==> flow/design.v <==
module alu(clk,src0,src1,shamt,func,dst,dst_EX_DM,ov,zr,neg);
localparam ADD	= 3'b000;
localparam SUB 	= 3'b001;
localparam AND	= 3'b010;
localparam NOR	= 3'b011; 
localparam SLL	= 3'b100;
localparam SRL	= 3'b101;
localparam SRA	= 3'b110;
localparam LHB  = 3'b111;
localparam ADDi 	= 4'b0000;
localparam ADDZi 	= 4'b0001;
localparam SUBi 	= 4'b0010;
localparam ANDi		= 4'b0011;
localparam NORi		= 4'b0100;
localparam SLLi		= 4'b0101;
localparam SRLi		= 4'b0110;
localparam SRAi		= 4'b0111;
localparam LWi		= 4'b1000;
localparam SWi		= 4'b1001;
localparam LHBi		= 4'b1010;
localparam LLBi		= 4'b1011;
localparam BRi		= 4'b1100;
localparam JALi		= 4'b1101;
localparam JRi		= 4'b1110;
localparam HLTi		= 4'b1111;
localparam RF2SRC0 	= 2'b00;
localparam IMM_BR2SRC0 = 2'b01;			 
localparam IMM_JMP2SRC0 = 2'b10;		 
localparam IMM2SRC0 = 2'b11;			 
localparam RF2SRC1	= 2'b00;
localparam IMM2SRC1 = 2'b01;			 
localparam NPC2SRC1 = 2'b10;			 
input clk;
input [15:0] src0,src1;
input [2:0] func;			 
input [3:0] shamt;			 
output [15:0] dst;			 
output reg [15:0] dst_EX_DM;
output ov,zr,neg;
wire [15:0] sum;		 
wire [15:0] sum_sat;	 
wire [15:0] src0_2s_cmp;
wire cin;
wire sat_neg,sat_pos;
wire shft_in;
wire [15:0] shft_l1,shft_l2,shft_l4,shft_l;		 
wire [15:0] shft_r1,shft_r2,shft_r4,shft_r;		 
assign src0_2s_cmp = (func==SUB) ? ~src0 : src0;	 
assign cin = (func==SUB) ? 1 : 0;					 
assign sum = src1 + src0_2s_cmp + cin;
assign sat_neg = (src1[15] && src0_2s_cmp[15] && ~sum[15]) ? 1 : 0;
assign sat_pos = (~src1[15] && !src0_2s_cmp[15] && sum[15]) ? 1 : 0;
assign sum_sat = (sat_pos) ? 16'h7fff :
                 (sat_neg) ? 16'h8000 :
				 sum;
assign ov = sat_pos | sat_neg;
assign shft_l1 = (shamt[0]) ? {src1[14:0],1'b0} : src1;
assign shft_l2 = (shamt[1]) ? {shft_l1[13:0],2'b00} : shft_l1;
assign shft_l4 = (shamt[2]) ? {shft_l2[11:0],4'h0} : shft_l2;
assign shft_l = (shamt[3]) ? {shft_l4[7:0],8'h00} : shft_l4;
assign shft_in = (func==SRA) ? src1[15] : 0;
assign shft_r1 = (shamt[0]) ? {shft_in,src1[15:1]} : src1;
assign shft_r2 = (shamt[1]) ? {{2{shft_in}},shft_r1[15:2]} : shft_r1;
assign shft_r4 = (shamt[2]) ? {{4{shft_in}},shft_r2[15:4]} : shft_r2;
assign shft_r = (shamt[3]) ? {{8{shft_in}},shft_r4[15:8]} : shft_r4;
assign dst = (func==AND) ? src1 & src0 :
			 (func==NOR) ? ~(src1 | src0) :
			 (func==SLL) ? shft_l :
			 ((func==SRL) || (func==SRA)) ? shft_r :
			 (func==LHB) ? {src1[7:0],src0[7:0]} : sum_sat;	 
assign zr = ~|dst;
assign neg = dst[15];
always @(posedge clk)
  dst_EX_DM <= dst;
endmodule
module br_bool(clk,rst_n,clk_z_ID_EX,clk_nv_ID_EX,br_instr_ID_EX,
               jmp_imm_ID_EX,jmp_reg_ID_EX,cc_ID_EX,zr,ov,neg,
			   zr_EX_DM,flow_change_ID_EX);
input clk,rst_n;
input clk_z_ID_EX;			 
input clk_nv_ID_EX;			 
input br_instr_ID_EX;		 
input jmp_imm_ID_EX;		 
input jmp_reg_ID_EX;		 
input [2:0] cc_ID_EX;		 
input zr,ov,neg;			 
output reg flow_change_ID_EX;		 
output reg zr_EX_DM;				 
reg neg_EX_DM,ov_EX_DM;
always @(posedge clk, negedge rst_n)
  if (!rst_n)
    zr_EX_DM  <= 0;
  else if (clk_z_ID_EX) 
    zr_EX_DM  <= zr;
always @(posedge clk, negedge rst_n)
  if (!rst_n)
    begin
      ov_EX_DM  <= 0;
	  neg_EX_DM <= 0;
	end
  else if (clk_nv_ID_EX)
    begin
      ov_EX_DM  <= ov;
	  neg_EX_DM <= neg;
	end
always @* begin
  flow_change_ID_EX = jmp_imm_ID_EX | jmp_reg_ID_EX;	 
  if (br_instr_ID_EX)
    case (cc_ID_EX)
	  3'b000 : flow_change_ID_EX = ~zr_EX_DM;
	  3'b001 : flow_change_ID_EX = zr_EX_DM;
	  3'b010 : flow_change_ID_EX = ~zr_EX_DM & ~neg_EX_DM;
	  3'b011 : flow_change_ID_EX = neg_EX_DM;
	  3'b100 : flow_change_ID_EX = zr_EX_DM | (~zr_EX_DM & ~neg_EX_DM);
	  3'b101 : flow_change_ID_EX = neg_EX_DM | zr_EX_DM;
	  3'b110 : flow_change_ID_EX = ov_EX_DM;
	  3'b111 : flow_change_ID_EX = 1;
	endcase
end
endmodule
module dst_mux(clk,dm_re_EX_DM,dm_rd_data_EX_DM,pc_EX_DM,dst_EX_DM,rf_w_data_DM_WB,jmp_imm_EX_DM);
input clk;
input dm_re_EX_DM;
input jmp_imm_EX_DM;
input [15:0] dm_rd_data_EX_DM;		 
input [15:0] pc_EX_DM;				 
input [15:0] dst_EX_DM;				 
output reg[15:0] rf_w_data_DM_WB;		 
always @(posedge clk)
  if (dm_re_EX_DM)
    rf_w_data_DM_WB <= dm_rd_data_EX_DM;
  else if (jmp_imm_EX_DM)
    rf_w_data_DM_WB <= pc_EX_DM;
  else
    rf_w_data_DM_WB <= dst_EX_DM;
endmodule
module src_mux(clk,stall_ID_EX,stall_EX_DM,src0sel_ID_EX,src1sel_ID_EX,p0,p1,
               imm_ID_EX,pc_ID_EX,p0_EX_DM,src0,src1,dst_EX_DM,dst_DM_WB,
			   byp0_EX,byp0_DM,byp1_EX,byp1_DM);
input clk;
input stall_ID_EX,stall_EX_DM;					 
input [1:0] src0sel_ID_EX,src1sel_ID_EX;		 
input [15:0] p0;					 
input [15:0] p1;					 
input [15:0] pc_ID_EX;				 
input [11:0] imm_ID_EX;				 
input [15:0] dst_EX_DM;				 
input [15:0] dst_DM_WB;				 
input byp0_EX,byp1_EX;				 
input byp0_DM,byp1_DM;				 
output reg [15:0] p0_EX_DM;			 
output [15:0] src0,src1;			 
reg [15:0] p0_ID_EX,p1_ID_EX;		 
wire[15:0] RF_p0,RF_p1;				 
localparam ADD	= 3'b000;
localparam SUB 	= 3'b001;
localparam AND	= 3'b010;
localparam NOR	= 3'b011; 
localparam SLL	= 3'b100;
localparam SRL	= 3'b101;
localparam SRA	= 3'b110;
localparam LHB  = 3'b111;
localparam ADDi 	= 4'b0000;
localparam ADDZi 	= 4'b0001;
localparam SUBi 	= 4'b0010;
localparam ANDi		= 4'b0011;
localparam NORi		= 4'b0100;
localparam SLLi		= 4'b0101;
localparam SRLi		= 4'b0110;
localparam SRAi		= 4'b0111;
localparam LWi		= 4'b1000;
localparam SWi		= 4'b1001;
localparam LHBi		= 4'b1010;
localparam LLBi		= 4'b1011;
localparam BRi		= 4'b1100;
localparam JALi		= 4'b1101;
localparam JRi		= 4'b1110;
localparam HLTi		= 4'b1111;
localparam RF2SRC0 	= 2'b00;
localparam IMM_BR2SRC0 = 2'b01;			 
localparam IMM_JMP2SRC0 = 2'b10;		 
localparam IMM2SRC0 = 2'b11;			 
localparam RF2SRC1	= 2'b00;
localparam IMM2SRC1 = 2'b01;			 
localparam NPC2SRC1 = 2'b10;			 
always @(posedge clk)
  if (!stall_ID_EX)
    begin
	  p0_ID_EX <= p0;
	  p1_ID_EX <= p1;
	end
assign RF_p0 = (byp0_EX) ? dst_EX_DM :		 
               (byp0_DM) ? dst_DM_WB :
			   p0_ID_EX;
assign RF_p1 = (byp1_EX) ? dst_EX_DM :		 
               (byp1_DM) ? dst_DM_WB :
			   p1_ID_EX;	
always @(posedge clk)
  if (!stall_EX_DM)
	p0_EX_DM <= RF_p0;
assign src0 = (src0sel_ID_EX == RF2SRC0) ? RF_p0 : 
              (src0sel_ID_EX == IMM_BR2SRC0) ? {{7{imm_ID_EX[8]}},imm_ID_EX[8:0]} :		 
			  (src0sel_ID_EX == IMM_JMP2SRC0) ? {{4{imm_ID_EX[11]}},imm_ID_EX[11:0]} :	 
              {{12{imm_ID_EX[3]}},imm_ID_EX[3:0]};		 
assign src1 = (src1sel_ID_EX == RF2SRC1) ? RF_p1 : 
              (src1sel_ID_EX == NPC2SRC1) ? pc_ID_EX :	 
			  {{8{imm_ID_EX[7]}},imm_ID_EX[7:0]};			 
endmodule
module pc(clk,rst_n,stall_IM_ID,dst_ID_EX,
          pc,pc_ID_EX,flow_change_ID_EX,pc_EX_DM);
input clk,rst_n;
input flow_change_ID_EX;			 
input stall_IM_ID;					 
input [15:0] dst_ID_EX;				 
output [15:0] pc;					 
output reg [15:0] pc_ID_EX;			 
output reg [15:0] pc_EX_DM;			 
reg [15:0] pc,pc_IM_ID;
wire [15:0] nxt_pc;
assign nxt_pc = pc + 1;
always @(posedge clk, negedge rst_n)
  if (!rst_n)
    pc <= 16'h0000;
  else if (!stall_IM_ID)	 
    if (flow_change_ID_EX)
      pc <= dst_ID_EX;
    else
	  pc <= nxt_pc;
always @(posedge clk)
  if (!stall_IM_ID)
    pc_IM_ID <= nxt_pc;		 
always @(posedge clk)
  pc_ID_EX <= pc_IM_ID;	 
always @(posedge clk)
  pc_EX_DM <= pc_ID_EX;	 
endmodule
module id(clk,rst_n,instr,zr_EX_DM,br_instr_ID_EX,jmp_imm_ID_EX,jmp_reg_ID_EX,
          jmp_imm_EX_DM,rf_re0,rf_re1,
          rf_we_DM_WB,rf_p0_addr,rf_p1_addr,rf_dst_addr_DM_WB,alu_func_ID_EX,src0sel_ID_EX,
		  src1sel_ID_EX,dm_re_EX_DM,dm_we_EX_DM,clk_z_ID_EX,clk_nv_ID_EX,instr_ID_EX,
		  cc_ID_EX, stall_IM_ID,stall_ID_EX,stall_EX_DM,hlt_DM_WB,byp0_EX,byp0_DM,
		  byp1_EX,byp1_DM,flow_change_ID_EX);
input clk,rst_n;
input [15:0] instr;					 
input zr_EX_DM;						 
input flow_change_ID_EX;
output reg jmp_imm_ID_EX;
output reg jmp_reg_ID_EX;
output reg br_instr_ID_EX;			 
output reg jmp_imm_EX_DM;			 
output reg rf_re0;					 
output reg rf_re1;					 
output reg rf_we_DM_WB;				 
output reg [3:0] rf_p0_addr;		 
output reg [3:0] rf_p1_addr;		 
output reg [3:0] rf_dst_addr_DM_WB;	 
output reg [2:0] alu_func_ID_EX;	 
output reg [1:0] src0sel_ID_EX;		 
output reg [1:0] src1sel_ID_EX;		 
output reg dm_re_EX_DM;				 
output reg dm_we_EX_DM;				 
output reg clk_z_ID_EX;				 
output reg clk_nv_ID_EX;			 
output [11:0] instr_ID_EX;			 
output [2:0] cc_ID_EX;				 
output stall_IM_ID;					 
output stall_ID_EX;					 
output stall_EX_DM;					 
output reg hlt_DM_WB;				 
output reg byp0_EX,byp0_DM;			 
output reg byp1_EX,byp1_DM;			 
reg br_instr;
reg jmp_imm;
reg jmp_reg;
reg rf_we;
reg hlt;
reg [3:0] rf_dst_addr;
reg [2:0] alu_func;
reg [1:0] src0sel,src1sel;
reg dm_re;
reg dm_we;
reg clk_z;
reg clk_nv;
reg cond_ex;
reg [15:0] instr_IM_ID;			 
reg	rf_we_ID_EX,rf_we_EX_DM;
reg [3:0] rf_dst_addr_ID_EX,rf_dst_addr_EX_DM;
reg	dm_re_ID_EX;
reg	dm_we_ID_EX;
reg hlt_ID_EX,hlt_EX_DM;
reg [11:0] instr_ID_EX;		 
reg flow_change_EX_DM;		 
reg cond_ex_ID_EX;			 
wire load_use_hazard,flush;
localparam ADD	= 3'b000;
localparam SUB 	= 3'b001;
localparam AND	= 3'b010;
localparam NOR	= 3'b011; 
localparam SLL	= 3'b100;
localparam SRL	= 3'b101;
localparam SRA	= 3'b110;
localparam LHB  = 3'b111;
localparam ADDi 	= 4'b0000;
localparam ADDZi 	= 4'b0001;
localparam SUBi 	= 4'b0010;
localparam ANDi		= 4'b0011;
localparam NORi		= 4'b0100;
localparam SLLi		= 4'b0101;
localparam SRLi		= 4'b0110;
localparam SRAi		= 4'b0111;
localparam LWi		= 4'b1000;
localparam SWi		= 4'b1001;
localparam LHBi		= 4'b1010;
localparam LLBi		= 4'b1011;
localparam BRi		= 4'b1100;
localparam JALi		= 4'b1101;
localparam JRi		= 4'b1110;
localparam HLTi		= 4'b1111;
localparam RF2SRC0 	= 2'b00;
localparam IMM_BR2SRC0 = 2'b01;			 
localparam IMM_JMP2SRC0 = 2'b10;		 
localparam IMM2SRC0 = 2'b11;			 
localparam RF2SRC1	= 2'b00;
localparam IMM2SRC1 = 2'b01;			 
localparam NPC2SRC1 = 2'b10;			 
always @(posedge clk, negedge rst_n)
  if (!rst_n)
    instr_IM_ID <= 16'hb000;			 
  else if (!stall_IM_ID)
    instr_IM_ID <= instr;				 
always @(posedge clk)
  if (!stall_ID_EX)
    begin
	  br_instr_ID_EX 	<= br_instr & !load_use_hazard & !flush;
	  jmp_imm_ID_EX   	<= jmp_imm & !load_use_hazard & !flush;
	  jmp_reg_ID_EX   	<= jmp_reg & !load_use_hazard & !flush;
	  rf_we_ID_EX     	<= rf_we & !load_use_hazard & !flush;
	  rf_dst_addr_ID_EX	<= rf_dst_addr;
	  alu_func_ID_EX    <= alu_func;
	  src0sel_ID_EX		<= src0sel;
	  src1sel_ID_EX		<= src1sel;
	  dm_re_ID_EX       <= dm_re & !load_use_hazard & !flush;
	  dm_we_ID_EX       <= dm_we & !load_use_hazard & !flush;
	  clk_z_ID_EX		<= clk_z & !load_use_hazard & !flush;
	  clk_nv_ID_EX		<= clk_nv & !load_use_hazard & !flush;
	  instr_ID_EX		<= instr_IM_ID[11:0];
	  cond_ex_ID_EX 	<= cond_ex;
	end
always @(posedge clk)
  if (!stall_EX_DM)
    begin
	  rf_we_EX_DM		<= rf_we_ID_EX & (!(cond_ex_ID_EX & !zr_EX_DM));	 
	  rf_dst_addr_EX_DM <= rf_dst_addr_ID_EX;
      dm_re_EX_DM		<= dm_re_ID_EX;
	  dm_we_EX_DM		<= dm_we_ID_EX;
	  jmp_imm_EX_DM 	<= jmp_imm_ID_EX;
	end
always @(posedge clk) begin
  rf_we_DM_WB 		<= rf_we_EX_DM;
  rf_dst_addr_DM_WB <= rf_dst_addr_EX_DM;
end
always @(posedge clk, negedge rst_n)
  if (!rst_n) 
    begin
	  byp0_EX <= 1'b0;
	  byp0_DM <= 1'b0;
	  byp1_EX <= 1'b0;
	  byp1_DM <= 1'b0;
	end
  else
    begin
	  byp0_EX <= (rf_dst_addr_ID_EX==rf_p0_addr) ? (rf_we_ID_EX & !(cond_ex_ID_EX & !zr_EX_DM) & |rf_p0_addr) : 1'b0;
	  byp0_DM <= (rf_dst_addr_EX_DM==rf_p0_addr) ? (rf_we_EX_DM & |rf_p0_addr) : 1'b0;
	  byp1_EX <= (rf_dst_addr_ID_EX==rf_p1_addr) ? (rf_we_ID_EX & !(cond_ex_ID_EX & !zr_EX_DM) & |rf_p1_addr) : 1'b0;
	  byp1_DM <= (rf_dst_addr_EX_DM==rf_p1_addr) ? (rf_we_EX_DM & |rf_p1_addr) : 1'b0;
	end
always @(posedge clk, negedge rst_n)
  if (!rst_n)
    begin
	  hlt_ID_EX <= 1'b0;
	  hlt_EX_DM <= 1'b0;
	  hlt_DM_WB <= 1'b0;
    end
  else
    begin
	  hlt_ID_EX <= hlt & !flush | hlt_ID_EX;	 
	  hlt_EX_DM <= hlt_ID_EX;
	  hlt_DM_WB <= hlt_EX_DM;
	end
always @(posedge clk, negedge rst_n)
  if (!rst_n)
    flow_change_EX_DM <= 1'b0;
  else if(!stall_EX_DM)
    flow_change_EX_DM <= flow_change_ID_EX;
assign flush = flow_change_ID_EX | flow_change_EX_DM | hlt_ID_EX | hlt_EX_DM;
assign load_use_hazard = (((rf_dst_addr_ID_EX==rf_p0_addr) && rf_re0) || 
                          ((rf_dst_addr_ID_EX==rf_p1_addr) && rf_re1)) ? dm_re_ID_EX : 1'b0;
assign stall_IM_ID = hlt_ID_EX | load_use_hazard;
assign stall_ID_EX = 1'b0;  
assign stall_EX_DM = 1'b0;  
assign cc_ID_EX = instr_ID_EX[11:9];
always @* begin
  br_instr = 0;
  jmp_imm = 0;
  jmp_reg = 0;
  rf_re0 = 0;
  rf_re1 = 0;
  rf_we = 0;
  rf_p0_addr = instr_IM_ID[3:0];
  rf_p1_addr = instr_IM_ID[7:4];
  rf_dst_addr = instr_IM_ID[11:8];
  alu_func = ADD;
  src0sel = RF2SRC0;
  src1sel = RF2SRC1;
  dm_re = 0;
  dm_we = 0;
  clk_z = 0;
  clk_nv = 0;
  hlt = 0;
  cond_ex = 0;
  case (instr_IM_ID[15:12])
    ADDi : begin
	  rf_re0 = 1;
	  rf_re1 = 1;
	  rf_we = 1;
      clk_z = 1;
      clk_nv = 1;
	end
	ADDZi : begin
	  rf_re0 = 1;
	  rf_re1 = 1;
	  rf_we = 1;	 
      clk_z = 1;
      clk_nv = 1;
	  cond_ex = 1;	 
	end
	SUBi : begin
	  rf_re0 = 1;
	  rf_re1 = 1;
	  rf_we = 1;
      alu_func = SUB;	
      clk_z = 1;
      clk_nv = 1;	  
	end
	ANDi : begin
	  rf_re0 = 1;
	  rf_re1 = 1;
	  rf_we = 1;
      alu_func = AND;
	  clk_z = 1;
	end
	NORi : begin
	  rf_re0 = 1;
	  rf_re1 = 1;
	  rf_we = 1;
      alu_func = NOR;
	  clk_z = 1;
	end	
	SLLi : begin
	  rf_re1 = 1;
	  rf_we = 1;
      alu_func = SLL;
	  clk_z = 1;
	end	
	SRLi : begin
	  rf_re1 = 1;
	  rf_we = 1;
      alu_func = SRL;
	  clk_z = 1;
	end	
	SRAi : begin
	  rf_re1 = 1;
	  rf_we = 1;
      alu_func = SRA;
	  clk_z = 1;
	end
	LWi : begin
	  src0sel = IMM2SRC0;		 
	  rf_re1 = 1;
	  rf_we = 1;
	  dm_re = 1;
	end
	SWi : begin
	  src0sel = IMM2SRC0;					 
	  rf_re1 = 1;							 
	  rf_re0 = 1;							 
	  rf_p0_addr = instr_IM_ID[11:8];		 
	  dm_we = 1;
	end
	LHBi : begin
	  rf_re0 = 1;
	  rf_p0_addr = instr_IM_ID[11:8];		 
	  src1sel = IMM2SRC1;					 
	  rf_we = 1;
	  alu_func = LHB;
	end
	LLBi : begin
	  rf_re0 = 1;					 
	  rf_p0_addr = 4'h0;			 
	  src1sel = IMM2SRC1;			 
	  rf_we = 1;
	end
    BRi : begin
	  src0sel = IMM_BR2SRC0;		 
	  src1sel = NPC2SRC1;			 
	  br_instr = 1;
	end
	JALi : begin
	  src0sel = IMM_JMP2SRC0;		 
	  src1sel = NPC2SRC1;			 
	  rf_we = 1;
	  rf_dst_addr = 4'hF;			 
	  jmp_imm = 1;
	end
	JRi : begin
	  rf_re0 = 1;					 
	  rf_p0_addr = 4'h0;
	  rf_re1 = 1;					 
	  jmp_reg = 1;
	end
	HLTi : begin
	  hlt = 1;
	end
  endcase
end
endmodule
module rf(clk,p0_addr,p1_addr,p0,p1,re0,re1,dst_addr,dst,we);
input clk;
input [3:0] p0_addr, p1_addr;			 
input re0,re1;							 
input [3:0] dst_addr;					 
input [15:0] dst;						 
input we;								 
output [15:0] p0,p1;  					 
reg [15:0] mem[0:15];					 
always @(posedge clk)
  if (we)
    mem[dst_addr] <= dst;
assign p0 = (p0_addr == 4'h0) ? 16'b0 : ((we && (p0_addr == dst_addr)) ? dst : mem[p0_addr]);
assign p1 = (p1_addr == 4'h0) ? 16'b0 : ((we && (p1_addr == dst_addr)) ? dst : mem[p1_addr]);
endmodule
module cpu(clk,rst_n, iaddr, instr, wdata, we, addr, re, rdata, hlt);
input clk,rst_n;
input [15:0] instr;				 
input [15:0] rdata; 			 
output we, re; 
output [15:0] iaddr;			 
output [15:0] addr; 
output [15:0] wdata; 
output hlt;						 
wire [11:0] instr_ID_EX;		 
wire [15:0] src0,src1;			 
wire [15:0] dst_EX_DM;			 
wire [15:0] dst_ID_EX;			 
wire [15:0] pc_ID_EX;			 
wire [15:0] pc_EX_DM;			 
wire [15:0] rf_w_data_DM_WB;	 
wire [15:0] p0,p1;				 
wire [3:0] rf_p0_addr;			 
wire [3:0] rf_p1_addr;			 
wire [3:0] rf_dst_addr_DM_WB;	 
wire [2:0] alu_func_ID_EX;		 
wire [1:0] src0sel_ID_EX;		 
wire [1:0] src1sel_ID_EX;		 
wire [2:0] cc_ID_EX;			 
wire [15:0] p0_EX_DM;			 
wire stall_IM_ID,stall_ID_EX,stall_EX_DM;
wire flow_change_ID_EX,zr_EX_DM,br_instr_ID_EX,jmp_imm_ID_EX,jmp_reg_ID_EX,jmp_imm_EX_DM;
wire rf_re0,rf_re1,rf_we_DM_WB,dm_re_EX_DM,dm_we_EX_DM,clk_z_ID_EX,clk_nv_ID_EX;
wire hlt_DM_WB,byp0_EX,byp0_DM,byp1_EX,byp1_DM;
wire ov,zr,neg;
pc iPC(.clk(clk), .rst_n(rst_n), .stall_IM_ID(stall_IM_ID), .pc(iaddr), .dst_ID_EX(dst_ID_EX),
       .pc_ID_EX(pc_ID_EX), .pc_EX_DM(pc_EX_DM), .flow_change_ID_EX(flow_change_ID_EX));
id	iID(.clk(clk), .rst_n(rst_n), .instr(instr), .zr_EX_DM(zr_EX_DM), .br_instr_ID_EX(br_instr_ID_EX),
        .jmp_imm_ID_EX(jmp_imm_ID_EX), .jmp_reg_ID_EX(jmp_reg_ID_EX), .jmp_imm_EX_DM(jmp_imm_EX_DM), .rf_re0(rf_re0),
		.rf_re1(rf_re1), .rf_we_DM_WB(rf_we_DM_WB), .rf_p0_addr(rf_p0_addr), .rf_p1_addr(rf_p1_addr),
		.rf_dst_addr_DM_WB(rf_dst_addr_DM_WB), .alu_func_ID_EX(alu_func_ID_EX),
		.src0sel_ID_EX(src0sel_ID_EX), .src1sel_ID_EX(src1sel_ID_EX), .dm_re_EX_DM(dm_re_EX_DM),
		.dm_we_EX_DM(dm_we_EX_DM), .clk_z_ID_EX(clk_z_ID_EX), .clk_nv_ID_EX(clk_nv_ID_EX),
		.instr_ID_EX(instr_ID_EX), .cc_ID_EX(cc_ID_EX), .stall_IM_ID(stall_IM_ID),
		.stall_ID_EX(stall_ID_EX), .stall_EX_DM(stall_EX_DM), .hlt_DM_WB(hlt_DM_WB),
		.byp0_EX(byp0_EX), .byp0_DM(byp0_DM), .byp1_EX(byp1_EX), .byp1_DM(byp1_DM),
		.flow_change_ID_EX(flow_change_ID_EX));
rf iRF(.clk(clk), .p0_addr(rf_p0_addr), .p1_addr(rf_p1_addr), .p0(p0), .p1(p1),
       .re0(rf_re0), .re1(rf_re1), .dst_addr(rf_dst_addr_DM_WB), .dst(rf_w_data_DM_WB),
 	   .we(rf_we_DM_WB));
src_mux ISRCMUX(.clk(clk), .stall_ID_EX(stall_ID_EX), .stall_EX_DM(stall_EX_DM),
                .src0sel_ID_EX(src0sel_ID_EX), .src1sel_ID_EX(src1sel_ID_EX), .p0(p0), .p1(p1),
                .imm_ID_EX(instr_ID_EX), .pc_ID_EX(pc_ID_EX), .p0_EX_DM(p0_EX_DM),
				.src0(src0), .src1(src1), .dst_EX_DM(dst_EX_DM), .dst_DM_WB(rf_w_data_DM_WB),
			    .byp0_EX(byp0_EX), .byp0_DM(byp0_DM), .byp1_EX(byp1_EX), .byp1_DM(byp1_DM));
alu iALU(.clk(clk), .src0(src0), .src1(src1), .shamt(instr_ID_EX[3:0]), .func(alu_func_ID_EX),
         .dst(dst_ID_EX), .dst_EX_DM(dst_EX_DM), .ov(ov), .zr(zr), .neg(neg));
dst_mux iDSTMUX(.clk(clk), .dm_re_EX_DM(dm_re_EX_DM), .dm_rd_data_EX_DM(rdata),
                .dst_EX_DM(dst_EX_DM), .pc_EX_DM(pc_EX_DM), .rf_w_data_DM_WB(rf_w_data_DM_WB),
				.jmp_imm_EX_DM(jmp_imm_EX_DM));
br_bool iBRL(.clk(clk), .rst_n(rst_n), .clk_z_ID_EX(clk_z_ID_EX), .clk_nv_ID_EX(clk_nv_ID_EX),
             .br_instr_ID_EX(br_instr_ID_EX), .jmp_imm_ID_EX(jmp_imm_ID_EX),
			 .jmp_reg_ID_EX(jmp_reg_ID_EX), .cc_ID_EX(cc_ID_EX), .zr(zr), .ov(ov),
			 .zr_EX_DM(zr_EX_DM), .neg(neg), .flow_change_ID_EX(flow_change_ID_EX));	
assign wdata = p0_EX_DM; 
assign addr = dst_EX_DM; 
assign re = dm_re_EX_DM;
assign we = dm_we_EX_DM; 
assign hlt = hlt_DM_WB;
endmodule
# ---- Tool chain data of cpu
# Module cpu before and after one edit of its RTL, step after step.
# Lines under "before" count in the file above, lines under "after" in the edited file.
# "diff": "after" minus "before" as printed here. "change_rel_pct": 100 x difference / "before".
# Library cell names are shortened.
# A cell with - has no value.
dict set report design {
  top {cpu}
  clk_port {clk}
  library {sky130hd}
  lib_corner {tt_025C_1v80}
}

# ---- Edit of the RTL
# The edit as a unified diff against the file above.
# The edit is scripted: it alters the design's behaviour and was not made to optimise anything.
# begin of diff
@@ -350,5 +350,5 @@
   if (!stall_EX_DM)
     begin
-	  rf_we_EX_DM		<= rf_we_ID_EX & (!(cond_ex_ID_EX & !zr_EX_DM));	 
+	  rf_we_EX_DM		<= rf_we_ID_EX & (!(cond_ex_ID_EX + !zr_EX_DM));	 
 	  rf_dst_addr_EX_DM <= rf_dst_addr_ID_EX;
       dm_re_EX_DM		<= dm_re_ID_EX;
# end of diff

# ---- Word-level counts
# Counts by Yosys on the flattened word-level netlist (proc, flatten, opt, wreduce; memories kept). Print and check cells are left out. Cells with the same type and inputs are merged into one.
# Yosys's memory passes give these memory sizes; they may raise the number of words (mostly to a power of two), join words into wider ones and drop unused or constant bits.
# item before after diff change_rel_pct
set word_totals {}
lappend word_totals {register_bits 184 184 0 0.00}
lappend word_totals {clocked_rd_ports_x_width 32 32 0 0.00}
lappend word_totals {ramBits 256 256 0 0.00}
lappend word_totals {wordCells 229 232 3 1.31}
lappend word_totals {out_inout_bits 51 51 0 0.00}
lappend word_totals {n_memories 1 1 0 0.00}
# item before after diff change_rel_pct
set op_classes {}
lappend op_classes {reduce_and_logical 49 50 1 2.04}
lappend op_classes {n_logic 41 42 1 2.44}
lappend op_classes {equal 36 36 0 0.00}
lappend op_classes {n_mux 59 59 0 0.00}
lappend op_classes {add_sub_neg 3 4 1 33.33}
# item before after
set memory_table {}
lappend memory_table {mem_shapes {iRF.mem 16x16 r2 w1} {iRF.mem 16x16 r2 w1}}
# cell before after diff change_rel_pct
set ops {}
lappend ops {{bitwise AND 1 bit} 24 25 1 4.17}
lappend ops {{zero test 1 bit} 6 7 1 16.67}
lappend ops {{adder 1 bit} 0 1 1 -}
lappend ops {{2-to-1 mux 16 bit} 29 29 0 0.00}
lappend ops {{case mux 1 bit (select 2 bit)} 12 12 0 0.00}
lappend ops {{2-to-1 mux 1 bit} 11 11 0 0.00}
lappend ops {{bitwise OR 1 bit} 9 9 0 0.00}
lappend ops {{== test 3 bit (second input constant)} 8 8 0 0.00}
lappend ops {{== test 4 bit (second input constant)} 8 8 0 0.00}
lappend ops {{OR reduction 15 bit} 7 7 0 0.00}
lappend ops {{logical AND 1 bit} 6 6 0 0.00}
lappend ops {{OR reduction 2 bit} 5 5 0 0.00}
lappend ops {{== test 3 x 2 -> 1 bit (second input constant)} 4 4 0 0.00}
lappend ops {{== test 4 x 3 -> 1 bit (second input constant)} 4 4 0 0.00}
lappend ops {{== test 4 bit} 4 4 0 0.00}
lappend ops {{NOT 1 bit} 4 4 0 0.00}
lappend ops {{OR reduction 12 bit} 4 4 0 0.00}
lappend ops {{zero test 4 bit} 3 3 0 0.00}
lappend ops {{OR reduction 4 bit} 3 3 0 0.00}
lappend ops {{== test 2 bit (second input constant)} 2 2 0 0.00}
lappend ops {{== test 3 x 1 -> 1 bit (second input constant)} 2 2 0 0.00}
lappend ops {{== test 4 x 2 -> 1 bit (second input constant)} 2 2 0 0.00}
lappend ops {{zero test 2 bit} 2 2 0 0.00}
lappend ops {{logical OR 1 bit} 2 2 0 0.00}
lappend ops {{NOT 16 bit} 2 2 0 0.00}
lappend ops {{OR reduction 8 bit} 2 2 0 0.00}
lappend ops {{OR reduction 9 bit} 2 2 0 0.00}
lappend ops {{adder 16 x 1 -> 16 bit} 1 1 0 0.00}
# The list need not be complete.

# ---- Depth
# Depth = most cells in a row (Yosys ltp): at word level without a register or memory, in the mapped netlist without a sequential cell, where the memories' decode and read muxes count.
# item before after diff change_rel_pct
set depth {}
lappend depth {depth_word 20 20 0 0.00}
lappend depth {abc_area 0 0 - -}
lappend depth {mapped_depth 19 20 1 5.26}

# ---- Mapped cells and area
# Yosys stat after the flow's synthesis: flattened, memories mapped to cells. It holds for the ABC_AREA given above (unset counts as 0); a run with the other value may have another netlist.
# item before after diff change_rel_pct
set synth_totals {}
lappend synth_totals {cell_count 2339 2273 -66 -2.82}
lappend synth_totals {yosys_area_um2 24957.7 24957.7 0.0 0.00}
lappend synth_totals {sequential_area_um2 12490.7 12490.7 0.0 0.00}
lappend synth_totals {ffs 477 477 0 0.00}
# cell before after diff change_rel_pct
set by_type {}
lappend by_type {nand2_1 426 371 -55 -12.91}
lappend by_type {mux2_2 26 54 28 107.69}
lappend by_type {clkbuf_1 128 110 -18 -14.06}
lappend by_type {mux2i_1 80 96 16 20.00}
lappend by_type {o211ai_1 13 28 15 115.38}
lappend by_type {o21ai_0 109 95 -14 -12.84}
lappend by_type {nor2_1 119 110 -9 -7.56}
lappend by_type {mux4_2 98 107 9 9.18}
lappend by_type {a211oi_1 26 17 -9 -34.62}
lappend by_type {o21a_1 6 15 9 150.00}
lappend by_type {a221o_1 9 1 -8 -88.89}
lappend by_type {a311o_1 8 0 -8 -100.00}
lappend by_type {nor4_1 15 8 -7 -46.67}
lappend by_type {o31ai_1 10 3 -7 -70.00}
lappend by_type {and2_1 11 5 -6 -54.55}
lappend by_type {buf_1 30 35 5 16.67}
lappend by_type {o22ai_1 17 12 -5 -29.41}
lappend by_type {or3_1 9 4 -5 -55.56}
# The list need not be complete.
# The figures by module come from a second, unflattened synthesis with its own total; it is not the netlist above.
# item before after diff change_rel_pct
set unflattened {}
lappend unflattened {hier_cells 1933 1950 17 0.88}
lappend unflattened {hier_area_um2 24848.8 24975.2 126.4 0.51}
# Rows give one instance, submodules left out.
# mod area_um2 n_inst seq_area_um2 cells
set modules_before {}
lappend modules_before {rf 12169.2 1 7687.4 623}
lappend modules_before {alu 4107.7 1 320.3 580}
lappend modules_before {src_mux 2726.4 1 1441.4 222}
lappend modules_before {id 2713.9 1 1505.2 238}
lappend modules_before {pc 2288.4 1 1521.5 182}
lappend modules_before {dst_mux 665.6 1 320.3 69}
lappend modules_before {br_bool 177.7 1 75.1 19}
lappend modules_before {cpu 0.0 1 0.0 0}
# mod area_um2 n_inst seq_area_um2 cells
set modules_after {}
lappend modules_after {rf 12169.2 1 7687.4 623}
lappend modules_after {alu 4364.2 1 320.3 612}
lappend modules_after {src_mux 2726.4 1 1441.4 222}
lappend modules_after {id 2570.0 1 1505.2 214}
lappend modules_after {pc 2302.2 1 1521.5 191}
lappend modules_after {dst_mux 665.6 1 320.3 69}
lappend modules_after {br_bool 177.7 1 75.1 19}
lappend modules_after {cpu 0.0 1 0.0 0}

# ---- Path before layout
# Path of least setup slack by OpenSTA after synthesis, without wires, with an ideal clock, recovery checks aside; 20% of the period is set as input and as output delay. Where synthesis merged equal registers, the netlist keeps one of their names.
# item before after diff change_rel_pct
set synth_path {}
lappend synth_path {kind {register to register} {register to register} - -}
lappend synth_path {from {register iID.src1sel_ID_EX[0]} {register iID.src1sel_ID_EX[0]} - -}
lappend synth_path {to {register iBRL.zr_EX_DM} {register iBRL.zr_EX_DM} - -}
lappend synth_path {delay_ns 4.812 4.792 -0.020 -0.42}
lappend synth_path {driving_pins 19 17 -2 -10.53}
lappend synth_path {setup_slack_ns 1.388 1.407 0.019 -}
lappend synth_path {arrival_time_ns 4.708 4.689 -0.019 -0.40}
lappend synth_path {period_ns 6.2 6.2 0.0 0.00}
lappend synth_path {period_less_setup_slack_ns 4.812 4.793 -0.019 -0.39}
# "delay_ns" is the arrival time less input delay plus setup time.
# "driving_pins" counts driving pins, that of a launching flip-flop among them; a cell with two outputs on the path counts twice.
# "period_less_setup_slack_ns" is the clock period less the worst setup slack; recovery checks do not enter. This is arithmetic on one report: input and output delays are still those of the set period (20% each).
# The rows between start and end are the longest chain of elaborated cells between them; the timing report does not say that the signal goes this way. Where chains are equally long, one stands for them.
# A line is the first line of the expression or statement that the cell stems from. Yosys adds cells for indexed reads and writes and turns some case tables into memories.
dict set report synth_via_before {
  cell_sequence {dfxtp_1 > buf_2 > buf_1 > clkbuf_1 > buf_1 > a21o_1 > inv_1 > ha_1 > a21oi_1 > o21ai_0 > a211oi_1 > mux2_2 > or4_1 > clkbuf_1 > a311oi_1 > o22ai_1 > nor4_1 > nand4b_1 > o41ai_2}
  elab_chain_cells 17
}
# item line
set synth_rtl_before {}
lappend synth_rtl_before {{start, declared} 259} ;# output reg [1:0] src1sel_ID_EX;
lappend synth_rtl_before {{start, assigned} 341} ;# src1sel_ID_EX <= src1sel;
lappend synth_rtl_before {{== test 2 bit} 206} ;# (src1sel_ID_EX == NPC2SRC1) ? pc_ID_EX :
lappend synth_rtl_before {{2-to-1 mux 16 bit} 206}
lappend synth_rtl_before {{2-to-1 mux 16 bit} 205} ;# assign src1 = (src1sel_ID_EX == RF2SRC1) ? RF_p1 :
lappend synth_rtl_before {{adder 16 bit} 50} ;# assign sum = src1 + src0_2s_cmp + cin;
lappend synth_rtl_before {{adder 16 x 1 -> 16 bit} 50}
lappend synth_rtl_before {{NOT 1 bit} 51} ;# assign sat_neg = (src1[15] && src0_2s_cmp[15] && ~sum[15]) ? 1 : 0;
lappend synth_rtl_before {{logical AND 1 bit} 51}
lappend synth_rtl_before {{[3 not listed]} -}
lappend synth_rtl_before {{2-to-1 mux 16 bit} 70} ;# (func==LHB) ? {src1[7:0],src0[7:0]} : sum_sat;
lappend synth_rtl_before {{2-to-1 mux 16 bit} 69} ;# ((func==SRL) || (func==SRA)) ? shft_r :
lappend synth_rtl_before {{2-to-1 mux 16 bit} 68} ;# (func==SLL) ? shft_l :
lappend synth_rtl_before {{2-to-1 mux 16 bit} 67} ;# (func==NOR) ? ~(src1 | src0) :
lappend synth_rtl_before {{2-to-1 mux 16 bit} 66} ;# assign dst = (func==AND) ? src1 & src0 :
lappend synth_rtl_before {{OR reduction 16 bit} 71} ;# assign zr = ~|dst;
lappend synth_rtl_before {{zero test 1 bit} 71}
lappend synth_rtl_before {{end, assigned} 92} ;# zr_EX_DM  <= 0;
lappend synth_rtl_before {{end, assigned} 94} ;# zr_EX_DM  <= zr;
lappend synth_rtl_before {{end, declared} 88} ;# output reg zr_EX_DM;
# Nets of the timed path that keep an RTL name, with a line that drives or declares them; the list need not be complete.
# net line
set synth_nets_before {}
lappend synth_nets_before {dst_ID_EX[15] 66}
dict set report synth_via_after {
  cell_sequence {dfxtp_1 > clkbuf_1 > buf_1 > clkbuf_1 > buf_1 > mux2i_1 > ha_1 > nand4_1 > or2_2 > a211oi_2 > or3_1 > clkbuf_2 > nand3_2 > a2111oi_0 > a21oi_1 > or4b_1 > o41ai_2}
  elab_chain_cells 17
}
# item line
set synth_rtl_after {}
lappend synth_rtl_after {{start, declared} 259} ;# output reg [1:0] src1sel_ID_EX;
lappend synth_rtl_after {{start, assigned} 341} ;# src1sel_ID_EX <= src1sel;
lappend synth_rtl_after {{== test 2 bit} 206} ;# (src1sel_ID_EX == NPC2SRC1) ? pc_ID_EX :
lappend synth_rtl_after {{2-to-1 mux 16 bit} 206}
lappend synth_rtl_after {{2-to-1 mux 16 bit} 205} ;# assign src1 = (src1sel_ID_EX == RF2SRC1) ? RF_p1 :
lappend synth_rtl_after {{adder 16 bit} 50} ;# assign sum = src1 + src0_2s_cmp + cin;
lappend synth_rtl_after {{adder 16 x 1 -> 16 bit} 50}
lappend synth_rtl_after {{NOT 1 bit} 51} ;# assign sat_neg = (src1[15] && src0_2s_cmp[15] && ~sum[15]) ? 1 : 0;
lappend synth_rtl_after {{logical AND 1 bit} 51}
lappend synth_rtl_after {{[3 not listed]} -}
lappend synth_rtl_after {{2-to-1 mux 16 bit} 70} ;# (func==LHB) ? {src1[7:0],src0[7:0]} : sum_sat;
lappend synth_rtl_after {{2-to-1 mux 16 bit} 69} ;# ((func==SRL) || (func==SRA)) ? shft_r :
lappend synth_rtl_after {{2-to-1 mux 16 bit} 68} ;# (func==SLL) ? shft_l :
lappend synth_rtl_after {{2-to-1 mux 16 bit} 67} ;# (func==NOR) ? ~(src1 | src0) :
lappend synth_rtl_after {{2-to-1 mux 16 bit} 66} ;# assign dst = (func==AND) ? src1 & src0 :
lappend synth_rtl_after {{OR reduction 16 bit} 71} ;# assign zr = ~|dst;
lappend synth_rtl_after {{zero test 1 bit} 71}
lappend synth_rtl_after {{end, assigned} 92} ;# zr_EX_DM  <= 0;
lappend synth_rtl_after {{end, assigned} 94} ;# zr_EX_DM  <= zr;
lappend synth_rtl_after {{end, declared} 88} ;# output reg zr_EX_DM;
# net line
set synth_nets_after {}
lappend synth_nets_after {dst_ID_EX[13] 66}

# ---- Timing after layout
# From the final timing report of each run of pair A: the path of least setup slack in the routed layout; clock arrival at registers is part of the times.
# item before after diff change_rel_pct
set layout_path {}
lappend layout_path {kind {register to register} {register to register} - -}
lappend layout_path {from {register iID.byp0_DM} {register iID.byp0_DM} - -}
lappend layout_path {to {register iBRL.zr_EX_DM} {register iBRL.zr_EX_DM} - -}
lappend layout_path {period_ns 6.2 6.2 0.0 0.00}
lappend layout_path {setup_slack_ns 0.44 0.39 -0.05 -}
lappend layout_path {driving_pins 17 17 0 0.00}
lappend layout_path {arrival_time_ns 6.25 6.33 0.08 1.28}
# The rows between start and end are the longest chain of elaborated cells between them; the timing report does not say that the signal goes this way. Where chains are equally long, one stands for them.
dict set report layout_via_before {
  cell_sequence {dfrtp_1 > buf_4 > mux2i_1 > o21ai_0 > o21ai_0 > xnor2_1 > ha_1 > nand2_1 > nor3_1 > a211oi_1 > mux2_2 > or4_1 > a311oi_1 > o22ai_1 > nor4_1 > nand4b_1 > o41ai_2}
  elab_chain_cells 19
}
# item line
set layout_rtl_before {}
lappend layout_rtl_before {{start, declared} 270} ;# output reg byp0_EX,byp0_DM;
lappend layout_rtl_before {{start, assigned} 366} ;# byp0_DM <= 1'b0;
lappend layout_rtl_before {{start, assigned} 373} ;# byp0_DM <= (rf_dst_addr_EX_DM==rf_p0_addr) ? (rf_we_EX_DM & |rf_p0_addr) : 1'b0;
lappend layout_rtl_before {{2-to-1 mux 16 bit} 193} ;# (byp0_DM) ? dst_DM_WB :
lappend layout_rtl_before {{2-to-1 mux 16 bit} 192} ;# assign RF_p0 = (byp0_EX) ? dst_EX_DM :
lappend layout_rtl_before {{2-to-1 mux 16 bit} 201} ;# assign src0 = (src0sel_ID_EX == RF2SRC0) ? RF_p0 :
lappend layout_rtl_before {{NOT 16 bit} 48} ;# assign src0_2s_cmp = (func==SUB) ? ~src0 : src0;
lappend layout_rtl_before {{2-to-1 mux 16 bit} 48}
lappend layout_rtl_before {{adder 16 bit} 50} ;# assign sum = src1 + src0_2s_cmp + cin;
lappend layout_rtl_before {{adder 16 x 1 -> 16 bit} 50}
lappend layout_rtl_before {{[5 not listed]} -}
lappend layout_rtl_before {{2-to-1 mux 16 bit} 70} ;# (func==LHB) ? {src1[7:0],src0[7:0]} : sum_sat;
lappend layout_rtl_before {{2-to-1 mux 16 bit} 69} ;# ((func==SRL) || (func==SRA)) ? shft_r :
lappend layout_rtl_before {{2-to-1 mux 16 bit} 68} ;# (func==SLL) ? shft_l :
lappend layout_rtl_before {{2-to-1 mux 16 bit} 67} ;# (func==NOR) ? ~(src1 | src0) :
lappend layout_rtl_before {{2-to-1 mux 16 bit} 66} ;# assign dst = (func==AND) ? src1 & src0 :
lappend layout_rtl_before {{OR reduction 16 bit} 71} ;# assign zr = ~|dst;
lappend layout_rtl_before {{zero test 1 bit} 71}
lappend layout_rtl_before {{end, assigned} 92} ;# zr_EX_DM  <= 0;
lappend layout_rtl_before {{end, assigned} 94} ;# zr_EX_DM  <= zr;
lappend layout_rtl_before {{end, declared} 88} ;# output reg zr_EX_DM;
# Nets of the timed path that keep an RTL name, with a line that drives or declares them; the list need not be complete.
# net line
set layout_nets_before {}
lappend layout_nets_before {ISRCMUX.RF_p0[10] 192}
lappend layout_nets_before {dst_ID_EX[15] 66}
dict set report layout_via_after {
  cell_sequence {dfrtp_1 > buf_4 > mux2i_1 > o21ai_0 > a21o_1 > xor2_1 > ha_1 > nand4_1 > or2_2 > nand2b_1 > o211ai_1 > or3_1 > nand3_2 > a2111oi_0 > a21oi_1 > or4b_1 > o41ai_2}
  elab_chain_cells 19
}
# item line
set layout_rtl_after {}
lappend layout_rtl_after {{start, declared} 270} ;# output reg byp0_EX,byp0_DM;
lappend layout_rtl_after {{start, assigned} 366} ;# byp0_DM <= 1'b0;
lappend layout_rtl_after {{start, assigned} 373} ;# byp0_DM <= (rf_dst_addr_EX_DM==rf_p0_addr) ? (rf_we_EX_DM & |rf_p0_addr) : 1'b0;
lappend layout_rtl_after {{2-to-1 mux 16 bit} 193} ;# (byp0_DM) ? dst_DM_WB :
lappend layout_rtl_after {{2-to-1 mux 16 bit} 192} ;# assign RF_p0 = (byp0_EX) ? dst_EX_DM :
lappend layout_rtl_after {{2-to-1 mux 16 bit} 201} ;# assign src0 = (src0sel_ID_EX == RF2SRC0) ? RF_p0 :
lappend layout_rtl_after {{NOT 16 bit} 48} ;# assign src0_2s_cmp = (func==SUB) ? ~src0 : src0;
lappend layout_rtl_after {{2-to-1 mux 16 bit} 48}
lappend layout_rtl_after {{adder 16 bit} 50} ;# assign sum = src1 + src0_2s_cmp + cin;
lappend layout_rtl_after {{adder 16 x 1 -> 16 bit} 50}
lappend layout_rtl_after {{[5 not listed]} -}
lappend layout_rtl_after {{2-to-1 mux 16 bit} 70} ;# (func==LHB) ? {src1[7:0],src0[7:0]} : sum_sat;
lappend layout_rtl_after {{2-to-1 mux 16 bit} 69} ;# ((func==SRL) || (func==SRA)) ? shft_r :
lappend layout_rtl_after {{2-to-1 mux 16 bit} 68} ;# (func==SLL) ? shft_l :
lappend layout_rtl_after {{2-to-1 mux 16 bit} 67} ;# (func==NOR) ? ~(src1 | src0) :
lappend layout_rtl_after {{2-to-1 mux 16 bit} 66} ;# assign dst = (func==AND) ? src1 & src0 :
lappend layout_rtl_after {{OR reduction 16 bit} 71} ;# assign zr = ~|dst;
lappend layout_rtl_after {{zero test 1 bit} 71}
lappend layout_rtl_after {{end, assigned} 92} ;# zr_EX_DM  <= 0;
lappend layout_rtl_after {{end, assigned} 94} ;# zr_EX_DM  <= zr;
lappend layout_rtl_after {{end, declared} 88} ;# output reg zr_EX_DM;
# net line
set layout_nets_after {}
lappend layout_nets_after {ISRCMUX.RF_p0[8] 192}
lappend layout_nets_after {dst_ID_EX[13] 66}

# ---- Layout results
# Both versions went through the flow (Yosys, OpenROAD) with the same settings in each pair. Constraints: input delay and output delay 20% of the set period each, output load 0.01 pF.
dict set report flow_settings_pair_A {
  CORE_UTILIZATION 40
  period_ns 6.2
  CAP_MARGIN 20
  CORE_MARGIN 2
  SLEW_MARGIN 20
}
# item before after diff change_rel_pct
set results_pair_A {}
lappend results_pair_A {setupTns_ns 0.000 0.000 0.000 -}
lappend results_pair_A {final_die_area_um2 64409.4 64409.4 0.0 0.00}
lappend results_pair_A {final_setup_ws_ns 0.441 0.387 -0.054 -}
lappend results_pair_A {period_less_ws_ns 5.759 5.813 0.054 0.94}
lappend results_pair_A {finalCellArea_um2 28693.8 28561.1 -132.7 -0.46}
lappend results_pair_A {fin_util_pct 46.5 46.3 -0.2 -}
lappend results_pair_A {ys_area_um2 24957.7 24957.7 0.0 0.00}
lappend results_pair_A {final_hold_ws_ns 0.333 0.332 -0.001 -}
dict set report flow_settings_pair_B {
  CAP_MARGIN 35
  CORE_ASPECT_RATIO 0.8
  CORE_MARGIN 7
  CORE_UTILIZATION 28
  MAX_ROUTING_LAYER {met5}
  SLEW_MARGIN 30
  period_ns 8.98
}
# item before after diff change_rel_pct
set results_pair_B {}
lappend results_pair_B {setupTns_ns 0.000 0.000 0.000 -}
lappend results_pair_B {final_die_area_um2 97742.6 97742.6 0.0 0.00}
lappend results_pair_B {final_setup_ws_ns 2.943 3.018 0.075 -}
lappend results_pair_B {period_less_ws_ns 6.037 5.962 -0.075 -1.24}
lappend results_pair_B {finalCellArea_um2 29010.3 28865.2 -145.1 -0.50}
lappend results_pair_B {fin_util_pct 33.0 32.9 -0.1 -}
lappend results_pair_B {ys_area_um2 24957.7 24957.7 0.0 0.00}
lappend results_pair_B {final_hold_ws_ns 0.343 0.325 -0.018 -}
# "period_less_ws_ns" = clock period - worst setup slack. The figure is calculated, with input and output delays left at 20% of the set period.
